==> flow/design.v <==
`timescale 1ns / 1ps
module thresholding(
    input wire clk, reset, enable,
    input wire signed [11 : 0] sig,
    output reg signed [11 : 0] y,
    output reg done,
    output reg [11 : 0] id
    );
parameter N = 2048, W = 13, threshold = 84, MEAN = 958;
localparam IDLE = 1'b0,
           WAIT = 2'b1,
           WORKING = 1'b1;
reg signed [11 : 0] d [0 : W - 1];  
reg signed [11 : 0] th;
reg signed [16 : 0] sum;
reg signed [11 : 0] curr_avg;
wire signed [11 : 0] din_curr_avg;
wire signed [16 : 0] din_sum;
reg state;
wire signed [11 : 0] mean;
wire signed [11 : 0] sig_diff;
assign din_curr_avg = din_sum/W;
assign mean = MEAN;
assign sig_diff = sig - mean;
assign din_sum = (sum + sig_diff - d[W - 1]);
integer i, j;
always @ (posedge clk)
begin
    if(reset) begin
        for(i = 0; i < W; i = i + 1) begin
            d[i] <= 12'b0;
        end
        sum <= 17'b0;
        curr_avg <= 12'b0;
        th <= threshold;
        state <= IDLE;
        done <= 1'b0;
        id <= 12'b0;
    end
    else begin
        case(state)
        IDLE: begin
            if(enable == 1'b1) begin
                state <= WORKING;
                id <= 12'b111111111111;
            end
            done <= 1'b0;
        end
        WORKING: begin
            sum <= din_sum;
            curr_avg <= din_curr_avg;
            for(j = 1; j < W; j = j + 1) begin
                d[j] <= d[j - 1];
            end
            d[0] <= sig_diff;
            if(sig_diff >= th + curr_avg) begin
                y <= sig_diff;
            end
            else begin
                y <= 12'b0;
            end
            done <= 1'b1;
            id = id + 1;
            if(id == 2047)
                state <= IDLE;
        end
        endcase
    end
end
endmodule
# Reports on thresholding
# Tool output for the design above before and after an edit, in the order of the flow.
# Lines under "before" count in the file above, lines under "after" in the edited file.
# "delta" is "after" less "before", of the values as shown; "rel_change_pct" is that difference over "before", in percent.
# A cell with n/a has no value.
[design] top_module="thresholding" clk_port="clk" lib="sky130hd" corner="tt_025C_1v80"

# Edit of the RTL
# The edit as a unified diff against the file above.
# The edited RTL no longer does the same as the RTL above: the edit was made by script, with no optimisation intended.
# begin of diff
@@ -7,5 +7,5 @@
     output reg [11 : 0] id
     );
-parameter N = 2048, W = 13, threshold = 84, MEAN = 958;
+parameter N = 2048, W = 26, threshold = 84, MEAN = 958;
 localparam IDLE = 1'b0,
            WAIT = 2'b1,
# end of diff

# Word-level counts
# Yosys after proc, flatten, opt, wreduce and memory -nomap, before mapping. Print and check cells are not counted. Equal cells are merged and count once.
[op_classes] item="logic" before=2 after=2 delta=0 rel_change_pct=0.00
[op_classes] item="n_div" before=1 after=1 delta=0 rel_change_pct=0.00
[op_classes] item="compare" before=1 after=1 delta=0 rel_change_pct=0.00
[op_classes] item="equal" before=2 after=2 delta=0 rel_change_pct=0.00
[op_classes] item="n_mux" before=6 after=6 delta=0 rel_change_pct=0.00
[op_classes] item="n_reduce_logical" before=1 after=1 delta=0 rel_change_pct=0.00
[op_classes] item="n_addsub" before=5 after=5 delta=0 rel_change_pct=0.00
[op_table] cell="divider 17 x 5 -> 32 bit with constant B" before=1 after=0 delta=-1 rel_change_pct=-100.00
[op_table] cell="divider 17 x 6 -> 32 bit with constant B" before=0 after=1 delta=1
# Operator kinds equal on both sides are left out: 14.
[bits] item="inputBits" before=15 after=15 delta=0 rel_change_pct=0.00
[bits] item="output_inout_bits" before=25 after=25 delta=0 rel_change_pct=0.00
[bits] item="register_bits" before=211 after=367 delta=156 rel_change_pct=73.93
[bits] item="wordCells" before=37 after=50 delta=13 rel_change_pct=35.14

# Logic depth
# Yosys ltp: most cells in a row. Word level: on the elaborated netlist, between registers, memories and ports. Mapped: between sequential cells and ports; inverters and the memories' decode and read muxes count.
[depth] item="word_depth" before=4 after=4 delta=0 rel_change_pct=0.00
[depth] item="abc_area" before="0" after="0"
[depth] item="ltp_mapped" before=57 after=50 delta=-7 rel_change_pct=-12.28
[depth] item="mapped_depth_nobuf" before=50 after=43 delta=-7 rel_change_pct=-14.00

# Mapped cells and area
# The flow's flattened synthesis, as Yosys stat reports it; memories are mapped. The netlist is that of the ABC_AREA named above (0 if unset); the other value can give another one.
[types] type="sky130_fd_sc_hd__nor2_1" before=256 after=429 delta=173 rel_change_pct=67.58
[types] type="sky130_fd_sc_hd__dfxtp_1" before=199 after=355 delta=156 rel_change_pct=78.39
[types] type="sky130_fd_sc_hd__mux2i_1" before=180 after=333 delta=153 rel_change_pct=85.00
[types] type="sky130_fd_sc_hd__clkbuf_1" before=46 after=68 delta=22 rel_change_pct=47.83
[types] type="sky130_fd_sc_hd__nand2_1" before=60 after=77 delta=17 rel_change_pct=28.33
[types] type="sky130_fd_sc_hd__buf_1" before=20 after=37 delta=17 rel_change_pct=85.00
[types] type="sky130_fd_sc_hd__buf_2" before=15 after=6 delta=-9 rel_change_pct=-60.00
[types] type="sky130_fd_sc_hd__xnor2_1" before=41 after=35 delta=-6 rel_change_pct=-14.63
[types] type="sky130_fd_sc_hd__inv_1" before=75 after=70 delta=-5 rel_change_pct=-6.67
[types] type="sky130_fd_sc_hd__nor3_1" before=32 after=37 delta=5 rel_change_pct=15.62
[types] type="sky130_fd_sc_hd__and2_1" before=19 after=14 delta=-5 rel_change_pct=-26.32
[types] type="sky130_fd_sc_hd__o211ai_1" before=17 after=12 delta=-5 rel_change_pct=-29.41
[types] type="sky130_fd_sc_hd__a21o_1" before=12 after=7 delta=-5 rel_change_pct=-41.67
[types] type="sky130_fd_sc_hd__a211o_1" before=7 after=12 delta=5 rel_change_pct=71.43
[types] type="sky130_fd_sc_hd__a211oi_2" before=7 after=2 delta=-5 rel_change_pct=-71.43
[types] type="sky130_fd_sc_hd__a21oi_1" before=49 after=45 delta=-4 rel_change_pct=-8.16
[types] type="sky130_fd_sc_hd__nand3_1" before=45 after=41 delta=-4 rel_change_pct=-8.89
[types] type="sky130_fd_sc_hd__a211oi_1" before=41 after=37 delta=-4 rel_change_pct=-9.76
# Cell types equal on both sides are left out: 18.
# The list need not be complete.
[mapped] item="flip_flops" before=211 after=367 delta=156 rel_change_pct=73.93
[mapped] item="mapped_area_um2" before=13326.5 after=18417.7 delta=5091.2 rel_change_pct=38.20
[mapped] item="n_buf" before=86 after=118 delta=32 rel_change_pct=37.21
[mapped] item="cell_count" before=1533 after=2018 delta=485 rel_change_pct=31.64
[mapped] item="seq_area_um2" before=4344.2 after=7467.2 delta=3123.0 rel_change_pct=71.89

# Timing after synthesis
# Path of least setup slack by OpenSTA after synthesis, without wires, with an ideal clock, recovery checks aside; 20% of the period is set as input and as output delay. Where synthesis merged equal registers, the netlist keeps one of their names.
[synth_path] item="path_type" before="input-to-reg" after="input-to-reg"
[synth_path] item="start" before="in sig[1]" after="in sig[1]"
[synth_path] item="end" before="reg curr_avg[10]" after="reg curr_avg[10]"
[synth_path] item="path_delay_ns" before=11.039 after=10.025 delta=-1.014 rel_change_pct=-9.19
[synth_path] item="tclk_ns" before=14.0 after=14.0 delta=0.0 rel_change_pct=0.00
[synth_path] item="t_arrival_ns" before=13.711 after=12.697 delta=-1.014 rel_change_pct=-7.40
[synth_path] item="setup_time_ns" before=0.128 after=0.128 delta=0.000
[synth_path] item="slack_ns" before=0.161 after=1.176 delta=1.015
[synth_path] item="n_path_buf" before=4 after=4 delta=0 rel_change_pct=0.00
[synth_path] item="in_delay_ns" before=2.800 after=2.800 delta=0.000 rel_change_pct=0.00
[synth_path] item="path_stages" before=53 after=46 delta=-7 rel_change_pct=-13.21
[synth_path] item="t_required_ns" before=13.872 after=13.872 delta=0.000 rel_change_pct=0.00
[synth_path] item="launch_ns" before=2.800 after=2.800 delta=0.000 rel_change_pct=0.00
[synth_path] item="period_less_setup_slack_ns" before=13.839 after=12.824 delta=-1.015 rel_change_pct=-7.33
# "path_delay_ns" is the arrival time less input delay plus setup time.
# "path_stages": output pins that drive a net of the path, with the launching flip-flop's if there is one; two outputs of one cell count as two.
# "period_less_setup_slack_ns" = period - worst setup slack (recovery checks aside). The figure is calculated, with input and output delays left at 20% of the set period.
# Between the ends stands the longest chain of elaborated cells between them, by number of cells; it is not shown to be the way that was timed. Of several equally long chains one is given.
# Each line given opens the expression or statement behind the cell; cells for indexed reads and writes are added by Yosys, which also makes memories of some case tables.
[synth_via_before] cell_sequence="sky130_fd_sc_hd__ha_1 -> sky130_fd_sc_hd__a41oi_2 -> sky130_fd_sc_hd__o21bai_1 -> sky130_fd_sc_hd__xor2_2 -> sky130_fd_sc_hd__fa_1 -> sky130_fd_sc_hd__inv_1 -> sky130_fd_sc_hd__ha_1 -> sky130_fd_sc_hd__clkbuf_1 -> sky130_fd_sc_hd__nand2_1 -> sky130_fd_sc_hd__nor4_1 -> sky130_fd_sc_hd__o21ai_0 -> sky130_fd_sc_hd__o31a_1 -> sky130_fd_sc_hd__and3_1 -> sky130_fd_sc_hd__clkbuf_1 -> sky130_fd_sc_hd__a31o_2 -> sky130_fd_sc_hd__a221o_1 -> sky130_fd_sc_hd__a2111oi_2 -> sky130_fd_sc_hd__nor3_1 -> (+17 left out) -> sky130_fd_sc_hd__ha_1 -> sky130_fd_sc_hd__inv_1 -> sky130_fd_sc_hd__a221oi_1 -> sky130_fd_sc_hd__nor3_1 -> sky130_fd_sc_hd__nor2_1 -> sky130_fd_sc_hd__inv_1 -> sky130_fd_sc_hd__ha_1 -> sky130_fd_sc_hd__nor3_1 -> sky130_fd_sc_hd__mux2i_1 -> sky130_fd_sc_hd__a32oi_2 -> sky130_fd_sc_hd__o21a_1 -> sky130_fd_sc_hd__o21a_2 -> sky130_fd_sc_hd__o2111a_1 -> sky130_fd_sc_hd__ha_1 -> sky130_fd_sc_hd__a31oi_1 -> sky130_fd_sc_hd__xor2_1 -> sky130_fd_sc_hd__mux2i_1 -> sky130_fd_sc_hd__nor2_1" elab_chain_len=4 cone_cells=4 cone_lines=3 cone_classes="add/sub (3); div (1)"
[synth_lines_before] item="from (decl)" line=4 source="input wire signed [11 : 0] sig,"
[synth_lines_before] item="subtractor 12 x 11 -> 12 bit" line=24 source="assign sig_diff = sig - mean;"
[synth_lines_before] item="adder 17 x 12 -> 17 bit" line=25 source="assign din_sum = (sum + sig_diff - d[W - 1]);"
[synth_lines_before] item="subtractor 17 x 12 -> 17 bit" line=25
[synth_lines_before] item="divider 17 x 5 -> 32 bit" line=22 source="assign din_curr_avg = din_sum/W;"
[synth_lines_before] item="to (assign)" line=34 source="curr_avg <= 12'b0;"
[synth_lines_before] item="to (assign)" line=51 source="curr_avg <= din_curr_avg;"
[synth_lines_before] item="to (decl)" line=16 source="reg signed [11 : 0] curr_avg;"
[synth_via_after] cell_sequence="sky130_fd_sc_hd__ha_1 -> sky130_fd_sc_hd__a41oi_1 -> sky130_fd_sc_hd__o21bai_1 -> sky130_fd_sc_hd__xor2_2 -> sky130_fd_sc_hd__fa_1 -> sky130_fd_sc_hd__inv_1 -> sky130_fd_sc_hd__ha_1 -> sky130_fd_sc_hd__a21oi_1 -> sky130_fd_sc_hd__o21ai_0 -> sky130_fd_sc_hd__or3_1 -> sky130_fd_sc_hd__mux2i_1 -> sky130_fd_sc_hd__or2_0 -> sky130_fd_sc_hd__clkbuf_1 -> sky130_fd_sc_hd__nand4_1 -> sky130_fd_sc_hd__nand2_1 -> sky130_fd_sc_hd__mux2_2 -> sky130_fd_sc_hd__or3_1 -> sky130_fd_sc_hd__and3_1 -> (+10 left out) -> sky130_fd_sc_hd__o311a_1 -> sky130_fd_sc_hd__a211o_1 -> sky130_fd_sc_hd__o32a_1 -> sky130_fd_sc_hd__o21ai_4 -> sky130_fd_sc_hd__mux2i_1 -> sky130_fd_sc_hd__o221ai_1 -> sky130_fd_sc_hd__o211ai_2 -> sky130_fd_sc_hd__a2bb2oi_4 -> sky130_fd_sc_hd__o221ai_1 -> sky130_fd_sc_hd__a31oi_1 -> sky130_fd_sc_hd__o21ai_2 -> sky130_fd_sc_hd__a311oi_1 -> sky130_fd_sc_hd__ha_1 -> sky130_fd_sc_hd__nand2_1 -> sky130_fd_sc_hd__o31a_1 -> sky130_fd_sc_hd__xnor2_1 -> sky130_fd_sc_hd__mux2i_1 -> sky130_fd_sc_hd__nor2_1" elab_chain_len=4 cone_cells=4 cone_lines=3 cone_classes="add/sub (3); div (1)"
[synth_lines_after] item="from (decl)" line=4 source="input wire signed [11 : 0] sig,"
[synth_lines_after] item="subtractor 12 x 11 -> 12 bit" line=24 source="assign sig_diff = sig - mean;"
[synth_lines_after] item="adder 17 x 12 -> 17 bit" line=25 source="assign din_sum = (sum + sig_diff - d[W - 1]);"
[synth_lines_after] item="subtractor 17 x 12 -> 17 bit" line=25
[synth_lines_after] item="divider 17 x 6 -> 32 bit" line=22 source="assign din_curr_avg = din_sum/W;"
[synth_lines_after] item="to (assign)" line=34 source="curr_avg <= 12'b0;"
[synth_lines_after] item="to (assign)" line=51 source="curr_avg <= din_curr_avg;"
[synth_lines_after] item="to (decl)" line=16 source="reg signed [11 : 0] curr_avg;"

# Timing after layout
# From the final timing report of the runs of pair 1: the path of least setup slack in the routed layout; clock arrival at registers is part of the times.
[layout_path] item="path_type" before="input-to-reg" after="input-to-reg"
[layout_path] item="start" before="in sig[1]" after="in sig[2]"
[layout_path] item="end" before="reg curr_avg[4]" after="reg curr_avg[10]"
[layout_path] item="t_arrival_ns" before=13.54 after=13.37 delta=-0.17 rel_change_pct=-1.26
[layout_path] item="n_path_buf" before=10 after=7 delta=-3 rel_change_pct=-30.00
[layout_path] item="launch_ns" before=2.70 after=2.70 delta=0.00 rel_change_pct=0.00
[layout_path] item="tclk_ns" before=13.5 after=13.5 delta=0.0 rel_change_pct=0.00
[layout_path] item="setup_time_ns" before=0.13 after=0.15 delta=0.02
[layout_path] item="path_stages" before=54 after=48 delta=-6 rel_change_pct=-11.11
[layout_path] item="t_required_ns" before=13.89 after=13.88 delta=-0.01 rel_change_pct=-0.07
[layout_path] item="slack_ns" before=0.34 after=0.51 delta=0.17
[layout_path] item="in_delay_ns" before=2.70 after=2.70 delta=0.00 rel_change_pct=0.00
# Between the ends stands the longest chain of elaborated cells between them, by number of cells; it is not shown to be the way that was timed. Of several equally long chains one is given.
[layout_via_before] cell_sequence="sky130_fd_sc_hd__dlygate4sd2_1 -> sky130_fd_sc_hd__ha_2 -> sky130_fd_sc_hd__a41oi_4 -> sky130_fd_sc_hd__o21bai_1 -> sky130_fd_sc_hd__buf_4 -> sky130_fd_sc_hd__xor2_4 -> sky130_fd_sc_hd__buf_4 -> sky130_fd_sc_hd__fa_1 -> sky130_fd_sc_hd__inv_1 -> sky130_fd_sc_hd__ha_4 -> sky130_fd_sc_hd__a21o_1 -> sky130_fd_sc_hd__a21o_1 -> sky130_fd_sc_hd__a21oi_2 -> sky130_fd_sc_hd__o21ai_2 -> sky130_fd_sc_hd__xor2_2 -> sky130_fd_sc_hd__buf_6 -> sky130_fd_sc_hd__buf_4 -> sky130_fd_sc_hd__a221o_2 -> (+18 left out) -> sky130_fd_sc_hd__mux2i_1 -> sky130_fd_sc_hd__and3_1 -> sky130_fd_sc_hd__a221o_1 -> sky130_fd_sc_hd__a21oi_2 -> sky130_fd_sc_hd__nor2_2 -> sky130_fd_sc_hd__inv_2 -> sky130_fd_sc_hd__ha_4 -> sky130_fd_sc_hd__nor3_4 -> sky130_fd_sc_hd__mux2i_1 -> sky130_fd_sc_hd__a32oi_2 -> sky130_fd_sc_hd__o21a_1 -> sky130_fd_sc_hd__o21a_2 -> sky130_fd_sc_hd__o2111a_2 -> sky130_fd_sc_hd__ha_4 -> sky130_fd_sc_hd__a31oi_2 -> sky130_fd_sc_hd__xnor2_2 -> sky130_fd_sc_hd__mux2i_1 -> sky130_fd_sc_hd__nor2_1" elab_chain_len=4 cone_cells=4 cone_lines=3 cone_classes="add/sub (3); div (1)"
[layout_lines_before] item="from (decl)" line=4 source="input wire signed [11 : 0] sig,"
[layout_lines_before] item="subtractor 12 x 11 -> 12 bit" line=24 source="assign sig_diff = sig - mean;"
[layout_lines_before] item="adder 17 x 12 -> 17 bit" line=25 source="assign din_sum = (sum + sig_diff - d[W - 1]);"
[layout_lines_before] item="subtractor 17 x 12 -> 17 bit" line=25
[layout_lines_before] item="divider 17 x 5 -> 32 bit" line=22 source="assign din_curr_avg = din_sum/W;"
[layout_lines_before] item="to (assign)" line=34 source="curr_avg <= 12'b0;"
[layout_lines_before] item="to (assign)" line=51 source="curr_avg <= din_curr_avg;"
[layout_lines_before] item="to (decl)" line=16 source="reg signed [11 : 0] curr_avg;"
[layout_via_after] cell_sequence="sky130_fd_sc_hd__clkdlybuf4s50_1 -> sky130_fd_sc_hd__ha_1 -> sky130_fd_sc_hd__a41oi_1 -> sky130_fd_sc_hd__buf_4 -> sky130_fd_sc_hd__o21bai_1 -> sky130_fd_sc_hd__xor2_2 -> sky130_fd_sc_hd__buf_12 -> sky130_fd_sc_hd__fa_1 -> sky130_fd_sc_hd__inv_1 -> sky130_fd_sc_hd__ha_1 -> sky130_fd_sc_hd__buf_4 -> sky130_fd_sc_hd__o21ai_0 -> sky130_fd_sc_hd__nand2_1 -> sky130_fd_sc_hd__a32oi_1 -> sky130_fd_sc_hd__o41ai_1 -> sky130_fd_sc_hd__a211o_1 -> sky130_fd_sc_hd__a31o_2 -> sky130_fd_sc_hd__mux2_2 -> (+12 left out) -> sky130_fd_sc_hd__a211o_1 -> sky130_fd_sc_hd__o32a_1 -> sky130_fd_sc_hd__o21ai_4 -> sky130_fd_sc_hd__mux2i_2 -> sky130_fd_sc_hd__buf_4 -> sky130_fd_sc_hd__a2111o_1 -> sky130_fd_sc_hd__nand2_4 -> sky130_fd_sc_hd__nand2_2 -> sky130_fd_sc_hd__o2111ai_1 -> sky130_fd_sc_hd__a2bb2oi_2 -> sky130_fd_sc_hd__a32oi_2 -> sky130_fd_sc_hd__a311oi_2 -> sky130_fd_sc_hd__ha_2 -> sky130_fd_sc_hd__nand2_1 -> sky130_fd_sc_hd__o31a_1 -> sky130_fd_sc_hd__xnor2_1 -> sky130_fd_sc_hd__mux2i_1 -> sky130_fd_sc_hd__nor2_1" elab_chain_len=4 cone_cells=4 cone_lines=3 cone_classes="add/sub (3); div (1)"
[layout_lines_after] item="from (decl)" line=4 source="input wire signed [11 : 0] sig,"
[layout_lines_after] item="subtractor 12 x 11 -> 12 bit" line=24 source="assign sig_diff = sig - mean;"
[layout_lines_after] item="adder 17 x 12 -> 17 bit" line=25 source="assign din_sum = (sum + sig_diff - d[W - 1]);"
[layout_lines_after] item="subtractor 17 x 12 -> 17 bit" line=25
[layout_lines_after] item="divider 17 x 6 -> 32 bit" line=22 source="assign din_curr_avg = din_sum/W;"
[layout_lines_after] item="to (assign)" line=34 source="curr_avg <= 12'b0;"
[layout_lines_after] item="to (assign)" line=51 source="curr_avg <= din_curr_avg;"
[layout_lines_after] item="to (decl)" line=16 source="reg signed [11 : 0] curr_avg;"

# Layout results
# Runs of the flow (Yosys, OpenROAD) on both versions; the two runs of a pair have the same settings. The constraints put input and output delay at 20% of the set period each and load the outputs with 0.01 pF.
[flow_settings_pair_1] CORE_UTILIZATION=40 period_ns=13.5 CAP_MARGIN=20 CORE_MARGIN=2 SLEW_MARGIN=20
[measured_pair_1] item="die_footprint_um2" before=34791.6 after=47777.2 delta=12985.6 rel_change_pct=37.32
[measured_pair_1] item="holdWs_ns" before=0.486 after=0.485 delta=-0.001
[measured_pair_1] item="fin_ws_ns" before=0.344 after=0.507 delta=0.163
[measured_pair_1] item="post_synth_area_um2" before=13326.5 after=18417.7 delta=5091.2 rel_change_pct=38.20
[measured_pair_1] item="final_cell_area_um2" before=18051.1 after=22526.6 delta=4475.5 rel_change_pct=24.79
[flow_settings_pair_2] CAP_MARGIN=35 CORE_UTILIZATION=26 CTS_CLUSTER_DIAMETER=394 MAX_ROUTING_LAYER="met5" SETUP_SLACK_MARGIN=3.58 period_ns=20.5 CORE_MARGIN=2 SLEW_MARGIN=20
[measured_pair_2] item="die_footprint_um2" before=53081.9 after=72981.0 delta=19899.1 rel_change_pct=37.49
[measured_pair_2] item="holdWs_ns" before=0.485 after=0.480 delta=-0.005
[measured_pair_2] item="fin_ws_ns" before=4.093 after=4.469 delta=0.376
[measured_pair_2] item="post_synth_area_um2" before=13326.5 after=18417.7 delta=5091.2 rel_change_pct=38.20
[measured_pair_2] item="final_cell_area_um2" before=15817.7 after=21338.0 delta=5520.3 rel_change_pct=34.90
